==> flow/design.v <==
module ALU(
    clk,
    rst_n,
    valid,
    ready,
    mode,
    in_A,
    in_B,
    out
);
    input         clk, rst_n;
    input         valid;
    input  [1:0]  mode;  
    output        ready;
    input  [31:0] in_A, in_B;
    output [63:0] out;
    parameter IDLE = 3'd0;
    parameter MUL  = 3'd1;
    parameter DIV  = 3'd2;
    parameter AND = 3'd3;
    parameter OR = 3'd4;
    parameter OUT  = 3'd5;
    reg  [ 2:0] state, state_nxt;
    reg  [ 4:0] counter, counter_nxt;
    reg  [63:0] shreg, shreg_nxt;
    reg  [31:0] alu_in, alu_in_nxt;
    reg  [32:0] alu_out;
    reg         ready;
    assign out = shreg;
    always @(*) begin
        if(state==OUT) ready = 1;
        else ready = 0;
    end
    always @(*) begin
        case(state)
            IDLE: begin
                if(!valid)                state_nxt = IDLE;
                else if(valid && mode==0) state_nxt = MUL;
                else if(valid && mode==1) state_nxt = DIV;
                else if(valid && mode==2) state_nxt = AND;
                else                      state_nxt = OR;
            end
            MUL : state_nxt = (counter==31) ? OUT : MUL;
            DIV : state_nxt = (counter==31) ? OUT : DIV;
            AND : state_nxt = OUT;
            OR  : state_nxt = OUT;
            OUT : state_nxt = IDLE;
            default : state_nxt = IDLE;
        endcase
    end
    always @(*) begin
        if(state==MUL && counter<31) begin
            counter_nxt = counter + 1;
        end
        else if(state==DIV && counter<31) begin
            counter_nxt = counter + 1;
        end
        else begin
            counter_nxt = 0;
        end
    end
    always @(*) begin
        case(state)
            IDLE: begin
                if (valid) begin
                    alu_in_nxt = in_B;
                end
                else begin
                    alu_in_nxt = 0;
                end
            end
            OUT : begin
                alu_in_nxt = 0;
            end
            default: begin
                alu_in_nxt = alu_in;
            end
        endcase
    end
    always @(*) begin
        case(state)
            IDLE: alu_out = 0;
            MUL : begin
                if(shreg[0]==1)
                    alu_out = alu_in + shreg[63:32];
                else
                    alu_out = shreg[63:32];
            end
            DIV : begin
                if(shreg[62:31]>=alu_in) begin
                    alu_out = shreg[62:31] - alu_in;
                end
                else begin 
                    alu_out = shreg[62:31];
                end
            end
            AND : alu_out = shreg[31:0] & alu_in;
            OR  : alu_out = shreg[31:0] | alu_in;
            OUT : alu_out = 0;
            default : alu_out = 0;
        endcase
    end
    always @(*) begin
        case(state)
            IDLE: begin
                if (valid) begin
                    shreg_nxt[31:0] = in_A;
                    shreg_nxt[63:32] = 32'b0;
                end
                else begin
                    shreg_nxt[31:0] = 0;
                    shreg_nxt[63:32] = 32'b0;
                end
            end
            MUL : begin
                shreg_nxt = {alu_out, shreg[31:1]};
            end
            DIV : begin
                shreg_nxt = {alu_out[31:0], shreg[30:0], (shreg[62:31]>=alu_in)};
            end
            AND : shreg_nxt = {31'b0, alu_out};
            OR  : shreg_nxt = {31'b0, alu_out};
            OUT :  
            shreg_nxt = shreg;
            default :  
            shreg_nxt = shreg;
        endcase
    end
    always @(posedge clk or negedge rst_n) begin
        if (!rst_n) begin
            state <= IDLE;
            counter <= 0;
            shreg <= 0;
            alu_in <= 0;
        end
        else begin
            state <= state_nxt;
            counter <= counter_nxt;
            shreg <= shreg_nxt;
            alu_in <= alu_in_nxt;
        end
    end
endmodule
Tool chain data of ALU
Tool output for the design above, in the order of the flow.
Lines are those of the file above, counted from 1.
Cell names lack the library's common part.
A cell with -- has no value.
- top: ALU
- clock input: clk
- standard-cell library: sky130hd
- timing corner: tt_025C_1v80

Word-level counts
Yosys after proc, flatten, opt, wreduce and memory -nomap, before mapping. Memory bits, and registers merged into a memory's read port (data or address), are not among the register bits. Print and check cells are not counted. Equal cells are merged and count once.
- noted flip-flop bits (word level): 104
- output and inout bits: 65
- word-level cells at 46
- $add $sub $neg: 3
- magnitude comparators: 2
- equality and inequality tests: 8
- muxes and demuxes at 17
- bitwise gates (word level) at 2
- reduce/logical cells at 10
- operators by type and width (operator ; count):
    64-bit case mux with 4-bit select ; 1
    33-bit case mux with 3-bit select ; 1
    33-bit two-way mux ; 2
    32-bit case mux with 2-bit select ; 1
    32-bit two-way mux ; 2
    32-bit by 32-bit adder with 33-bit output ; 1
    32-bit by 32-bit subtractor with 33-bit output ; 1
    32-bit >= comparator ; 1
    32-bit bitwise AND ; 1
    32-bit OR ; 1
    3-bit two-way mux ; 6
    3-bit case mux with 4-bit select ; 1
    5-bit two-way mux ; 2
    3-bit by 2-bit equality test with 1-bit output (second input constant) ; 2
    3-bit equality test (second input constant) ; 2
    1-bit logical AND ; 5
    5-bit by 1-bit adder with 5-bit output (second input constant) ; 1
    5-bit < comparator (second input constant) ; 1
    5-bit equality test (second input constant) ; 1
    4-bit nonzero test ; 1
    3-bit by 1-bit equality test with 1-bit output (second input constant) ; 1
    3-bit logical NOT ; 1
    2-bit by 1-bit equality test with 1-bit output (second input constant) ; 1
    2-bit equality test (second input constant) ; 1
    2-bit logical NOT ; 1
    2-bit nonzero test ; 1
    2-bit OR reduction ; 1
    1-bit two-way mux ; 1

Longest topological paths
Depth = most cells in a row (Yosys ltp): at word level without a register or memory, in the mapped netlist without a sequential cell, where the memories' decode and read muxes count.
- noted depth after elaboration: 7
- ABC_AREA: 0
- mapped depth: 15
- gate-level depth less buffers at 13

Netlist
The flow's flattened synthesis, as Yosys stat reports it; memories are mapped. The netlist is that of the ABC_AREA named above (0 if unset); the other value can give another one.
Totals and module areas in this step are rounded.
- mapped cells at 1267
- mapped area at 0.009951 mm²
- flip-flop cells at 107
- buffer cells at 75
- cells by type (cell type ; count ; area in all (µm²)):
    dfrtp_1 ; 106 ; 2.65E+03
    ha_1 ; 66 ; 825.792
    o21ai_0 ; 124 ; 620.595
    a21oi_1 ; 105 ; 525.504
    nand2_1 ; 122 ; 457.939
    nand3_1 ; 73 ; 365.35
    nor2_1 ; 95 ; 356.592
    a22o_1 ; 34 ; 297.786
    a21o_1 ; 35 ; 262.752
    xnor2_1 ; 30 ; 262.752
    a222oi_1 ; 25 ; 250.24
    clkbuf_1 ; 63 ; 236.477
    inv_1 ; 60 ; 225.216
    a221o_1 ; 18 ; 180.173
    xor2_1 ; 19 ; 166.41
    mux2i_1 ; 15 ; 150.144
    a31oi_1 ; 22 ; 137.632
    a211oi_1 ; 18 ; 135.13
Not listed: further types 67, cells in them 237.

Worst setup path after synthesis
Path of least setup slack by OpenSTA after synthesis, without wires, with an ideal clock, recovery checks aside; 20% of the period is set as input and as output delay. Where synthesis merged equal registers, the netlist keeps one of their names.
- path kind: reg2reg
- from: register shreg[50]
- to: register shreg[42]
- clock period at 8.0 ns
- launch time at the first pin: 0.000 ns
- data arrival time at 3.015 ns
- slack: 4.861 ns
- path delay at 3.139 ns
- noted stages on the path: 14
- noted period reached after synthesis: 3.139 ns
"path delay" is the arrival time less input delay plus setup time.
"stages on the path": output pins that drive a net of the path, with the launching flip-flop's if there is one; two outputs of one cell count as two.
"period reached after synthesis" = period - worst setup slack (recovery checks aside). The figure is calculated, with input and output delays left at 20% of the set period.
The rows between start and end are the longest chain of elaborated cells between them; the timing report does not say that the signal goes this way. Where chains are equally long, one stands for them.
A line is the first line of the expression or statement that the cell stems from. Yosys adds cells for indexed reads and writes and turns some case tables into memories.
- cell sequence: dfrtp_1 -> ha_1 -> buf_2 -> and3_2 -> nand2_2 -> or4_4 -> o21ai_4 -> a31o_2 -> o21a_4 -> buf_6 -> mux2_1 -> a211o_1 -> o211ai_1 -> nand2_1
- noted length of the longest elaborated chain: 4
- RTL lines, path post-synthesis (element ; line ; text):
    start: declaration ; 25 ; reg  [63:0] shreg, shreg_nxt;
    start: assignment ; 133 ; shreg <= 0;
    start: assignment ; 139 ; shreg <= shreg_nxt;
    32-bit >= comparator ; 90 ; if(shreg[62:31]>=alu_in) begin
    33-bit two-way mux ; 90 ;
    33-bit case mux with 3-bit select ; 81 ; case(state)
    64-bit case mux with 4-bit select ; 104 ; case(state)
    end: assignment ; 133 ;
    end: assignment ; 139 ;
    end: declaration ; 25 ;

Worst path after layout
Path of least setup slack in the final report of record 1 (OpenROAD, finished layout, wires in). Where an end is a register, its clock arrival counts in the times.
- path kind: reg2reg
- from: register alu_in[1]
- to: register shreg[10]
- clock period at 8.0 ns
- launch time at the first pin: 0.38 ns
- data arrival time at 4.51 ns
- slack: 3.79 ns
- noted stages on the path: 14
The rows between start and end are the longest chain of elaborated cells between them; the timing report does not say that the signal goes this way. Where chains are equally long, one stands for them.
- cell sequence: dfrtp_1 -> inv_1 -> ha_1 -> nor2b_1 -> o21bai_1 -> a31oi_2 -> o211ai_1 -> a21oi_2 -> o21ai_2 -> clkbuf_1 -> nand2_1 -> a21oi_1 -> o21ai_0 -> a22oi_1
- noted length of the longest elaborated chain: 4
- RTL lines, path after layout (element ; line ; text):
    start: declaration ; 26 ; reg  [31:0] alu_in, alu_in_nxt;
    start: assignment ; 134 ; alu_in <= 0;
    start: assignment ; 140 ; alu_in <= alu_in_nxt;
    32-bit by 32-bit adder with 33-bit output ; 85 ; alu_out = alu_in + shreg[63:32];
    33-bit two-way mux ; 84 ; if(shreg[0]==1)
    33-bit case mux with 3-bit select ; 81 ; case(state)
    64-bit case mux with 4-bit select ; 104 ; case(state)
    end: assignment ; 133 ; shreg <= 0;
    end: assignment ; 139 ; shreg <= shreg_nxt;
    end: declaration ; 25 ; reg  [63:0] shreg, shreg_nxt;

Ticket comment

Measured results for ALU: 4 stored runs of the Yosys and OpenROAD flow on sky130hd. The settings differ; the order carries no meaning. The constraints put input and output delay at 20% of the set period each and load the outputs with 0.01 pF.
"period achieved" = clock period - worst setup slack. The figure is calculated, with input and output delays left at 20% of the set period.
"time used up by the worst setup path" = time allowed to the worst setup path (clock period - input delay - output delay, where it has them) - its slack; a late launch clock adds to it, a late capture clock takes from it.
"total power of the final layout" is the tool's figure for a default switching activity; nothing was simulated.
Results are given in rounded form.

Record 1

==> flow/run.sh <==
#!/bin/bash
# the make line also repeats the synthesis and layout settings of config.mk as NAME=value (left out here)
make -C /OpenROAD-flow-scripts/flow DESIGN_CONFIG=/design/flow/config.mk WORK_HOME=/design/flow/orfs CLKGATE_MAP_FILE= finish
==> flow/config.mk <==
export PLATFORM = sky130hd
export DESIGN_NAME = ALU
export DESIGN_NICKNAME = ALU
export VERILOG_FILES = /design/flow/design.v
export SDC_FILE = /design/flow/constraint.sdc
export NUM_CORES = 4
export LEC_CHECK = 0
export CAP_MARGIN = 0
export CELL_PAD_IN_SITES_DETAIL_PLACEMENT = 1
export CELL_PAD_IN_SITES_GLOBAL_PLACEMENT = 1
export CORE_MARGIN = 2
export CORE_UTILIZATION = 20
export CTS_CLUSTER_DIAMETER = 303
export GPL_TIMING_DRIVEN = 0
export PLACE_DENSITY = 0.81
export SLEW_MARGIN = 25
export TNS_END_PERCENT = 85
==> flow/constraint.sdc <==
create_clock -name core_clock -period 8.0 [get_ports {clk}]
set_input_delay 1.6000 -clock core_clock [delete_from_list [all_inputs] [get_ports {clk}]]
set_output_delay 1.6000 -clock core_clock [all_outputs]
set_load 0.01 [all_outputs]

Measured in record 1:
- noted the synthesis area: 0.009951 mm²
- noted the die outline area: 0.05155 mm²
- noted the standard-cell area after routing: 0.01246 mm²
- final utilization: 25.4 %
- worst setup slack after layout: 3.787 ns
- total negative slack on setup checks: 0.000 ns
- total power of the final layout at 6.042 mW
- noted the period achieved: 4.213 ns
- time used up by the worst setup path at 4.21 ns
- kind of the worst setup path: reg2reg

Record 2

==> flow/run.sh <==
#!/bin/bash
# the make line also repeats the synthesis and layout settings of config.mk as NAME=value (left out here)
make -C /OpenROAD-flow-scripts/flow DESIGN_CONFIG=/design/flow/config.mk WORK_HOME=/design/flow/orfs CLKGATE_MAP_FILE= finish
==> flow/config.mk <==
export PLATFORM = sky130hd
export DESIGN_NAME = ALU
export DESIGN_NICKNAME = ALU
export VERILOG_FILES = /design/flow/design.v
export SDC_FILE = /design/flow/constraint.sdc
export NUM_CORES = 4
export LEC_CHECK = 0
export CAP_MARGIN = 0
export CELL_PAD_IN_SITES_DETAIL_PLACEMENT = 1
export CORE_MARGIN = 2
export CORE_UTILIZATION = 20
export SLEW_MARGIN = 20
==> flow/constraint.sdc <==
create_clock -name core_clock -period 8.0 [get_ports {clk}]
set_input_delay 1.6000 -clock core_clock [delete_from_list [all_inputs] [get_ports {clk}]]
set_output_delay 1.6000 -clock core_clock [all_outputs]
set_load 0.01 [all_outputs]

Measured in record 2:
- noted the synthesis area: 0.009951 mm²
- noted the die outline area: 0.05155 mm²
- noted the standard-cell area after routing: 0.01224 mm²
- final utilization: 24.9 %
- worst setup slack after layout: 4.035 ns
- total negative slack on setup checks: 0.000 ns
- total power of the final layout at 5.673 mW
- noted the period achieved: 3.965 ns
- time used up by the worst setup path at 3.97 ns
- kind of the worst setup path: reg2reg

Record 3

==> flow/run.sh <==
#!/bin/bash
# the make line also repeats the synthesis and layout settings of config.mk as NAME=value (left out here)
make -C /OpenROAD-flow-scripts/flow DESIGN_CONFIG=/design/flow/config.mk WORK_HOME=/design/flow/orfs CLKGATE_MAP_FILE= finish
==> flow/config.mk <==
export PLATFORM = sky130hd
export DESIGN_NAME = ALU
export DESIGN_NICKNAME = ALU
export VERILOG_FILES = /design/flow/design.v
export SDC_FILE = /design/flow/constraint.sdc
export NUM_CORES = 4
export LEC_CHECK = 0
export CAP_MARGIN = 40
export CELL_PAD_IN_SITES_DETAIL_PLACEMENT = 1
export CORE_MARGIN = 7
export CORE_UTILIZATION = 66
export CTS_CLUSTER_DIAMETER = 238
export HOLD_SLACK_MARGIN = 0.19
export PLACE_DENSITY = 0.61
export SLEW_MARGIN = 20
export TNS_END_PERCENT = 25
==> flow/constraint.sdc <==
create_clock -name core_clock -period 2.68 [get_ports {clk}]
set_input_delay 0.5360 -clock core_clock [delete_from_list [all_inputs] [get_ports {clk}]]
set_output_delay 0.5360 -clock core_clock [all_outputs]
set_load 0.01 [all_outputs]

Record 3: stopped before the end: placement reported DPL-0033.

Record 4

==> flow/run.sh <==
#!/bin/bash
# the make line also repeats the synthesis and layout settings of config.mk as NAME=value (left out here)
make -C /OpenROAD-flow-scripts/flow DESIGN_CONFIG=/design/flow/config.mk WORK_HOME=/design/flow/orfs CLKGATE_MAP_FILE= finish
==> flow/config.mk <==
export PLATFORM = sky130hd
export DESIGN_NAME = ALU
export DESIGN_NICKNAME = ALU
export VERILOG_FILES = /design/flow/design.v
export SDC_FILE = /design/flow/constraint.sdc
export NUM_CORES = 4
export LEC_CHECK = 0
export CAP_MARGIN = 20
export CELL_PAD_IN_SITES_GLOBAL_PLACEMENT = 3
export CORE_ASPECT_RATIO = 1.57
export CORE_MARGIN = 4
export CORE_UTILIZATION = 19
export MAX_ROUTING_LAYER = met5
export SLEW_MARGIN = 40
export TNS_END_PERCENT = 40
==> flow/constraint.sdc <==
create_clock -name core_clock -period 3.21 [get_ports {clk}]
set_input_delay 0.6420 -clock core_clock [delete_from_list [all_inputs] [get_ports {clk}]]
set_output_delay 0.6420 -clock core_clock [all_outputs]
set_load 0.01 [all_outputs]

Measured in record 4:
- noted the synthesis area: 0.009951 mm²
- noted the die outline area: 0.05619 mm²
- noted the standard-cell area after routing: 0.01538 mm²
- final utilization: 29.8 %
- worst setup slack after layout: -0.024 ns
- total negative slack on setup checks: -0.066 ns
- total power of the final layout at 19.74 mW
- noted the period achieved: 3.234 ns
- time used up by the worst setup path at 3.23 ns
- kind of the worst setup path: reg2reg
